==> flow/design.v <==
`timescale 1ns / 1ps
module fifo #(
    parameter DATA_WIDTH = 16,
    parameter DEPTH = 64, 
    parameter ALMOST_FULL_THRESH = 56,
    parameter ALMOST_EMPTY_THRESH = 8
)(
    input                   clk,
    input                   rst_n,        
    input                   wr_en,
    input  [DATA_WIDTH-1:0] wr_data,
    input                   rd_en,
    output reg [DATA_WIDTH-1:0] rd_data,
    output                  full,
    output                  empty,
    output                  almost_full,
    output                  almost_empty,
    output                  overflow_err,
    output                  underflow_err,
    output [DATA_WIDTH-1:0] fifo_count
);
    function integer clog2;
        input integer value;
        integer i;
        begin
            clog2 = 0;
            for (i = value-1; i > 0; i = i >> 1)
                clog2 = clog2 + 1;
        end
    endfunction
    localparam ADDR_WIDTH = clog2(DEPTH);
    reg [DATA_WIDTH-1:0] mem [0:DEPTH-1];
    reg [ADDR_WIDTH-1:0] write_pointer;    
    reg [ADDR_WIDTH-1:0] read_pointer;     
    reg [clog2(DEPTH+1)-1:0] count;        
    reg overflow_flag, underflow_flag;
    assign full         = (count == DEPTH);
    assign empty        = (count == 0);
    assign almost_full  = (count >= ALMOST_FULL_THRESH);
    assign almost_empty = (count <= ALMOST_EMPTY_THRESH);
    assign overflow_err = overflow_flag;
    assign underflow_err= underflow_flag;
    assign fifo_count   = count;
    always @(posedge clk) begin
        if (wr_en && !full)
            mem[write_pointer] <= wr_data;
    end
    always @(posedge clk or negedge rst_n) begin
        if (!rst_n) begin
            write_pointer <= 0;
        end else if (wr_en) begin
            if (!full) begin
                write_pointer <= write_pointer + 1'b1;
            end
        end
    end
    always @(posedge clk or negedge rst_n) begin
        if (!rst_n) begin
            read_pointer <= 0;
            rd_data <= 0;
        end else if (rd_en) begin
            if (!empty) begin
                rd_data <= mem[read_pointer];
                read_pointer <= read_pointer + 1'b1;
            end
        end
    end
    always @(posedge clk or negedge rst_n) begin
        if (!rst_n) begin
            count <= 0;
        end else begin
            case ({wr_en && !full, rd_en && !empty})
                2'b10: count <= count + 1'b1; 
                2'b01: count <= count - 1'b1;
                default: count <= count;      
            endcase
        end
    end
    always @(posedge clk or negedge rst_n) begin
        if (!rst_n) begin
            overflow_flag  <= 1'b0;
            underflow_flag <= 1'b0;
        end else begin
            if (wr_en && full)
                overflow_flag <= 1'b1;
            else if (overflow_flag && rd_en && !empty)
                overflow_flag <= 1'b0;
            if (rd_en && empty)
                underflow_flag <= 1'b1;
            else if (underflow_flag && wr_en && !full)
                underflow_flag <= 1'b0;
        end
    end
endmodule
======== Step by step through the tools: fifo ========
Each step is given for the RTL above and for the edited RTL.
"unedited" refers to lines of the RTL above, "edited" to lines of the edited file.
"difference" is "edited" less "unedited", of the values as shown; "rel. change" is that difference over "unedited", in percent.
Operators carry their Yosys type and port widths (W data, S select, Z words).
The mark - stands for no value.
design
  top ..................................... fifo
  clock input ............................. clk
  library ................................. sky130hd
  timing corner ........................... tt_025C_1v80

======== Edit of the RTL ========
The edit as a unified diff against the file above.
A script made this edit. It changes what the design does and was not meant as an optimisation.
begin of diff
@@ -2,5 +2,5 @@
 module fifo #(
     parameter DATA_WIDTH = 16,
-    parameter DEPTH = 64, 
+    parameter DEPTH = 32, 
     parameter ALMOST_FULL_THRESH = 56,
     parameter ALMOST_EMPTY_THRESH = 8
end of diff

======== Word level ========
Source: Yosys, flattened and elaborated, memories not mapped. Widths are those after wreduce. Registers that Yosys merges into a memory's read port (data or address) are not register bits. Print and check cells do not count. Equal cells are merged and count once.
Memory sizes are those after Yosys's memory passes, which may raise the word count (mostly to a power of two), join words into wider ones and drop unused or constant bits.
bit counts
  what                             unedited  edited  difference  rel. change (%)
  flip-flop bits (word level)      21        18      -3          -14.29
  latch bits                       0         0       0           -
  memory bits (writable)           1024      512     -512        -50.00
  ROM bits                         0         0       0           -
  word width x clocked read ports  16        16      0           0.00
  memories kept                    1         1       0           0.00
  bits of input ports              20        20      0           0.00
  output and inout port bits       38        38      0           0.00
  cells after elaboration          42        42      0           0.00
memories
  what                                     unedited         edited
  words x width with read and write ports  mem 64x16 r1 w1  mem 32x16 r1 w1
cells by class
  what                              unedited  edited  difference  rel. change (%)
  $add $sub $neg                    4         4       0           0.00
  $mul                              0         0       0           -
  divide/modulo/power cells         0         0       0           -
  $lt $le $gt $ge                   2         2       0           0.00
  equal/unequal tests               3         3       0           0.00
  shift-type cells                  0         0       0           -
  multiplexer cells                 8         8       0           0.00
  bitwise operators                 2         2       0           0.00
  reductions and logical operators  17        17      0           0.00
operator list
  cell                   unedited  edited  difference  rel. change (%)
  $add A5 B1 Y5 const B  0         2       +2          -
  $add A6 B1 Y6 const B  2         1       -1          -50.00
  $add A7 B1 Y7 const B  1         0       -1          -100.00
  $eq A7 B7 Y1 const B   1         0       -1          -100.00
  $ge A7 B6 Y1 const B   1         0       -1          -100.00
  $le A7 B4 Y1 const B   1         0       -1          -100.00
  $logic_not A7 Y1       1         0       -1          -100.00
  $mux W6                1         0       -1          -100.00
  $pmux W7 S2            1         0       -1          -100.00
  $sub A7 B1 Y7 const B  1         0       -1          -100.00
  $eq A6 B6 Y1 const B   0         1       +1          -
  $ge A6 B6 Y1 const B   0         1       +1          -
  $le A6 B4 Y1 const B   0         1       +1          -
  $logic_not A6 Y1       0         1       +1          -
  $mux W5                0         1       +1          -
  $pmux W6 S2            0         1       +1          -
  $sub A6 B1 Y6 const B  0         1       +1          -
Operator kinds equal on both sides are left out: 9.

======== Longest topological paths ========
Longest topological path by Yosys (ltp), each cell counted once; first at word level (registers and memories cut), then after technology mapping (sequential cells cut; the memories' decode and read muxes count).
logic depth
  what                          unedited  edited  difference  rel. change (%)
  depth in word-level cells     5         5       0           0.00
  ABC_AREA                      0         0       -           -
  mapped depth                  15        16      +1          +6.67
  mapped depth without buffers  11        12      +1          +9.09

======== Mapped cells and area ========
Yosys stat after the flow's synthesis: flattened, memories mapped to cells. It holds for the ABC_AREA given above (unset counts as 0); a run with the other value may have another netlist.
mapped netlist
  what                      unedited   edited     difference  rel. change (%)
  cell count                1993       1037       -956        -47.97
  chip area (Yosys) (mm^2)  0.0410481  0.0212479  -0.0198002  -48.24
  sequential area (mm^2)    0.0316754  0.0162256  -0.0154498  -48.78
  flip-flops                1061       546        -515        -48.54
  buffers                   135        67         -68         -50.37
cell types
  cell                        unedited  edited  difference  rel. change (%)
  sky130_fd_sc_hd__edfxtp_1   1024      512     -512        -50.00
  sky130_fd_sc_hd__mux2i_1    128       33      -95         -74.22
  sky130_fd_sc_hd__mux4_2     176       98      -78         -44.32
  sky130_fd_sc_hd__clkbuf_1   51        12      -39         -76.47
  sky130_fd_sc_hd__a211oi_1   32        0       -32         -100.00
  sky130_fd_sc_hd__a22o_1     31        2       -29         -93.55
  sky130_fd_sc_hd__nor2_1     72        44      -28         -38.89
  sky130_fd_sc_hd__a22oi_1    37        15      -22         -59.46
  sky130_fd_sc_hd__o22ai_1    51        30      -21         -41.18
  sky130_fd_sc_hd__buf_2      44        23      -21         -47.73
  sky130_fd_sc_hd__a21oi_1    23        2       -21         -91.30
  sky130_fd_sc_hd__mux2_2     49        31      -18         -36.73
  sky130_fd_sc_hd__buf_1      17        0       -17         -100.00
  sky130_fd_sc_hd__o221ai_1   13        30      +17         +130.77
  sky130_fd_sc_hd__a2bb2oi_1  16        0       -16         -100.00
  sky130_fd_sc_hd__nand4_1    20        6       -14         -70.00
  sky130_fd_sc_hd__nor4_1     14        0       -14         -100.00
  sky130_fd_sc_hd__o21ai_1    2         16      +14         +700.00
Cell types equal on both sides are left out: 7.
Not every row of either side is listed.

======== Timing after synthesis ========
Path of least setup slack by OpenSTA after synthesis, without wires, with an ideal clock, recovery checks aside; 20% of the period is set as input and as output delay. Where synthesis merged equal registers, the netlist keeps one of their names.
path after synthesis
  what                                 unedited              edited                difference  rel. change (%)
  path kind                            register -> register  register -> register  -           -
  start point                          register count[2]     register count[1]     -           -
  end point                            register count[4]     register count[4]     -           -
  clock period (ns)                    3.3                   3.3                   0.0         0.00
  library setup time (ns)              0.131                 0.130                 -0.001      -
  launch time at the first pin (ns)    0.000                 0.000                 0.000       -
  data arrival time (ns)               3.423                 2.804                 -0.619      -18.08
  required time (ns)                   3.169                 3.170                 +0.001      +0.03
  path slack (ns)                      -0.254                0.366                 +0.620      -
  delay of the path (ns)               3.554                 2.934                 -0.620      -17.45
  stages                               16                    17                    +1          +6.25
  path buffers                         4                     4                     0           0.00
  period reached after synthesis (ns)  3.554                 2.934                 -0.620      -17.45
"delay of the path" is the arrival time less input delay plus setup time.
"stages" counts driving pins, that of a launching flip-flop among them; a cell with two outputs on the path counts twice.
"period reached after synthesis" = period - worst setup slack (recovery checks aside). The figure is calculated, with input and output delays left at 20% of the set period.
Between the ends stands the longest chain of elaborated cells between them, by number of cells; it is not shown to be the way that was timed. Of several equally long chains one is given.
Each line given opens the expression or statement behind the cell; cells for indexed reads and writes are added by Yosys, which also makes memories of some case tables.
At most two assigning lines are given for a register; there are more.
on the way, after synthesis, unedited
  cells stage by stage .................... sky130_fd_sc_hd__dfrtp_1 > sky130_fd_sc_hd__buf_2 > sky130_fd_sc_hd__or4_4 > sky130_fd_sc_hd__buf_6 > sky130_fd_sc_hd__o41a_1 > sky130_fd_sc_hd__buf_6 > sky130_fd_sc_hd__inv_4 > sky130_fd_sc_hd__ha_1 > sky130_fd_sc_hd__clkbuf_1 > sky130_fd_sc_hd__xor2_1 > sky130_fd_sc_hd__ha_1 > sky130_fd_sc_hd__and3b_1 > sky130_fd_sc_hd__o21ai_0 > sky130_fd_sc_hd__a21oi_1 > sky130_fd_sc_hd__a211o_1 > sky130_fd_sc_hd__xnor2_1
  cells in the longest elaborated chain ... 5
  elaborated cells between the ends (all ways) .. 12
  those cells by class .................... add/sub (2); eq/ne (3); mux (1); reduce/logical (6)
RTL lines, path after synthesis, unedited
  what                 line  source
  from (decl)          35    reg [clog2(DEPTH+1)-1:0] count;
  from (assign)        73    2'b10: count <= count + 1'b1;
  from (assign)        74    2'b01: count <= count - 1'b1;
  $logic_not A7 Y1     38    assign empty        = (count == 0);
  $logic_not A1 Y1     72    case ({wr_en && !full, rd_en && !empty})
  $logic_and A1 B1 Y1  72
  $eq A2 B1 Y1         72
  $pmux W7 S2          72
  to (assign)          73
  to (assign)          74
  to (decl)            35
on the way, after synthesis, edited
  cells stage by stage .................... sky130_fd_sc_hd__dfrtp_1 > sky130_fd_sc_hd__buf_2 > sky130_fd_sc_hd__nor4_2 > sky130_fd_sc_hd__and2_1 > sky130_fd_sc_hd__nand2b_1 > sky130_fd_sc_hd__buf_4 > sky130_fd_sc_hd__inv_2 > sky130_fd_sc_hd__buf_2 > sky130_fd_sc_hd__ha_1 > sky130_fd_sc_hd__clkbuf_1 > sky130_fd_sc_hd__xor2_1 > sky130_fd_sc_hd__ha_1 > sky130_fd_sc_hd__nand3b_1 > sky130_fd_sc_hd__o21ai_0 > sky130_fd_sc_hd__a222oi_1 > sky130_fd_sc_hd__nor2_1 > sky130_fd_sc_hd__xor2_1
  cells in the longest elaborated chain ... 5
  elaborated cells between the ends (all ways) .. 12
  those cells by class .................... add/sub (2); eq/ne (3); mux (1); reduce/logical (6)
RTL lines, path after synthesis, edited
  what                 line  source
  from (decl)          35    reg [clog2(DEPTH+1)-1:0] count;
  from (assign)        73    2'b10: count <= count + 1'b1;
  from (assign)        74    2'b01: count <= count - 1'b1;
  $logic_not A6 Y1     38    assign empty        = (count == 0);
  $logic_not A1 Y1     72    case ({wr_en && !full, rd_en && !empty})
  $logic_and A1 B1 Y1  72
  $eq A2 B1 Y1         72
  $pmux W6 S2          72
  to (assign)          73
  to (assign)          74
  to (decl)            35
Some nets on the timed path still bear RTL names; the line given drives or declares the net.
nets with RTL names, path after synthesis, edited
  signal  line
  empty   38

======== Worst path after layout ========
Path of least setup slack in the final report of each run of pair 1 (OpenROAD, finished layout, wires in). Where an end is a register, its clock arrival counts in the times.
path after layout
  what                               unedited            edited              difference  rel. change (%)
  path kind                          register -> output  register -> output  -           -
  start point                        register count[3]   register count[1]   -           -
  end point                          output port empty   output port full    -           -
  clock period (ns)                  3.3                 3.3                 0.0         0.00
  output delay (ns)                  0.66                0.66                0.00        0.00
  launch time at the first pin (ns)  0.67                0.58                -0.09       -13.43
  data arrival time (ns)             2.48                2.22                -0.26       -10.48
  required time (ns)                 2.64                2.64                0.00        0.00
  path slack (ns)                    0.16                0.42                +0.26       -
  stages                             4                   4                   0           0.00
  path buffers                       1                   1                   0           0.00
Between the ends stands the longest chain of elaborated cells between them, by number of cells; it is not shown to be the way that was timed. Of several equally long chains one is given.
At most two assigning lines are given for a register; there are more.
on the way, after layout, unedited
  cells stage by stage .................... sky130_fd_sc_hd__dfrtp_1 > sky130_fd_sc_hd__or4_4 > sky130_fd_sc_hd__nor2_1 > sky130_fd_sc_hd__dlygate4sd2_1
  cells in the longest elaborated chain ... 1
  elaborated cells between the ends (all ways) .. 1
  source lines of those cells ............. 1
  those cells by class .................... reduce/logical (1)
RTL lines, path after layout, unedited
  what              line  source
  from (decl)       35    reg [clog2(DEPTH+1)-1:0] count;
  from (assign)     73    2'b10: count <= count + 1'b1;
  from (assign)     74    2'b01: count <= count - 1'b1;
  $logic_not A7 Y1  38    assign empty        = (count == 0);
  to (decl)         15    output                  empty,
on the way, after layout, edited
  cells stage by stage .................... sky130_fd_sc_hd__dfrtp_1 > sky130_fd_sc_hd__nor4_2 > sky130_fd_sc_hd__and3b_1 > sky130_fd_sc_hd__clkdlybuf4s50_1
  cells in the longest elaborated chain ... 1
  elaborated cells between the ends (all ways) .. 1
  source lines of those cells ............. 1
  those cells by class .................... eq/ne (1)
RTL lines, path after layout, edited
  what           line  source
  from (decl)    35    reg [clog2(DEPTH+1)-1:0] count;
  from (assign)  73    2'b10: count <= count + 1'b1;
  from (assign)  74    2'b01: count <= count - 1'b1;
  $eq A6 B6 Y1   37    assign full         = (count == DEPTH);
  to (decl)      14    output                  full,

======== Flow runs ========
Both versions went through the flow (Yosys, OpenROAD) with the same settings in each pair. Constraints: input delay and output delay 20% of the set period each, output load 0.01 pF.
flow settings, pair 1
  CORE_UTILIZATION ........................ 40
  PLACE_DENSITY ........................... 0.6
  period_ns ............................... 3.3
  CAP_MARGIN .............................. 20
  CORE_MARGIN ............................. 2
  SLEW_MARGIN ............................. 20
measured results, pair 1
  what                                     unedited   edited     difference  rel. change (%)
  area of the synthesized netlist (mm^2)   0.0410481  0.0212479  -0.0198002  -48.24
  die footprint (mm^2)                     0.1052     0.0549785  -0.0502215  -47.74
  standard-cell area after routing (mm^2)  0.0481049  0.024456   -0.0236489  -49.16
  utilization after routing (%)            47.3       46.5       -0.8        -
  worst setup slack after layout (ns)      0.158      0.422      +0.264      -
  final setup TNS (ns)                     0.000      0.000      0.000       -
  power (mW)                               39.581     20.293     -19.288     -48.73
  achieved clock period (ns)               3.142      2.878      -0.264      -8.40
flow settings, pair 2
  ABC_AREA ................................ 1
  CELL_PAD_IN_SITES_DETAIL_PLACEMENT ...... 0
  CELL_PAD_IN_SITES_GLOBAL_PLACEMENT ...... 1
  CORE_UTILIZATION ........................ 63
  PLACE_DENSITY ........................... 0.92
  SETUP_SLACK_MARGIN ...................... -0.17
  period_ns ............................... 2.28
  CAP_MARGIN .............................. 20
  CORE_MARGIN ............................. 2
  SLEW_MARGIN ............................. 20
measured results, pair 2
  what                                     unedited   edited     difference  rel. change (%)
  area of the synthesized netlist (mm^2)   0.0448743  0.0232911  -0.0215832  -48.10
  die footprint (mm^2)                     0.0733787  0.0385239  -0.0348548  -47.50
  standard-cell area after routing (mm^2)  0.0521212  0.0269884  -0.0251328  -48.22
  utilization after routing (%)            74.2       73.9       -0.3        -
  worst setup slack after layout (ns)      -0.116     -0.083     +0.033      -
  final setup TNS (ns)                     -0.552     -0.162     +0.390      -
  power (mW)                               64.625     32.844     -31.781     -49.18
  achieved clock period (ns)               2.396      2.363      -0.033      -1.38
By "achieved clock period" is meant the clock period of the run minus its worst setup slack. This is arithmetic on one report: input and output delays are still those of the set period (20% each).
By "power" is meant OpenSTA's value without simulated activity: inputs other than the clock are taken to toggle once in ten clock periods, and the tool carries that through the logic.
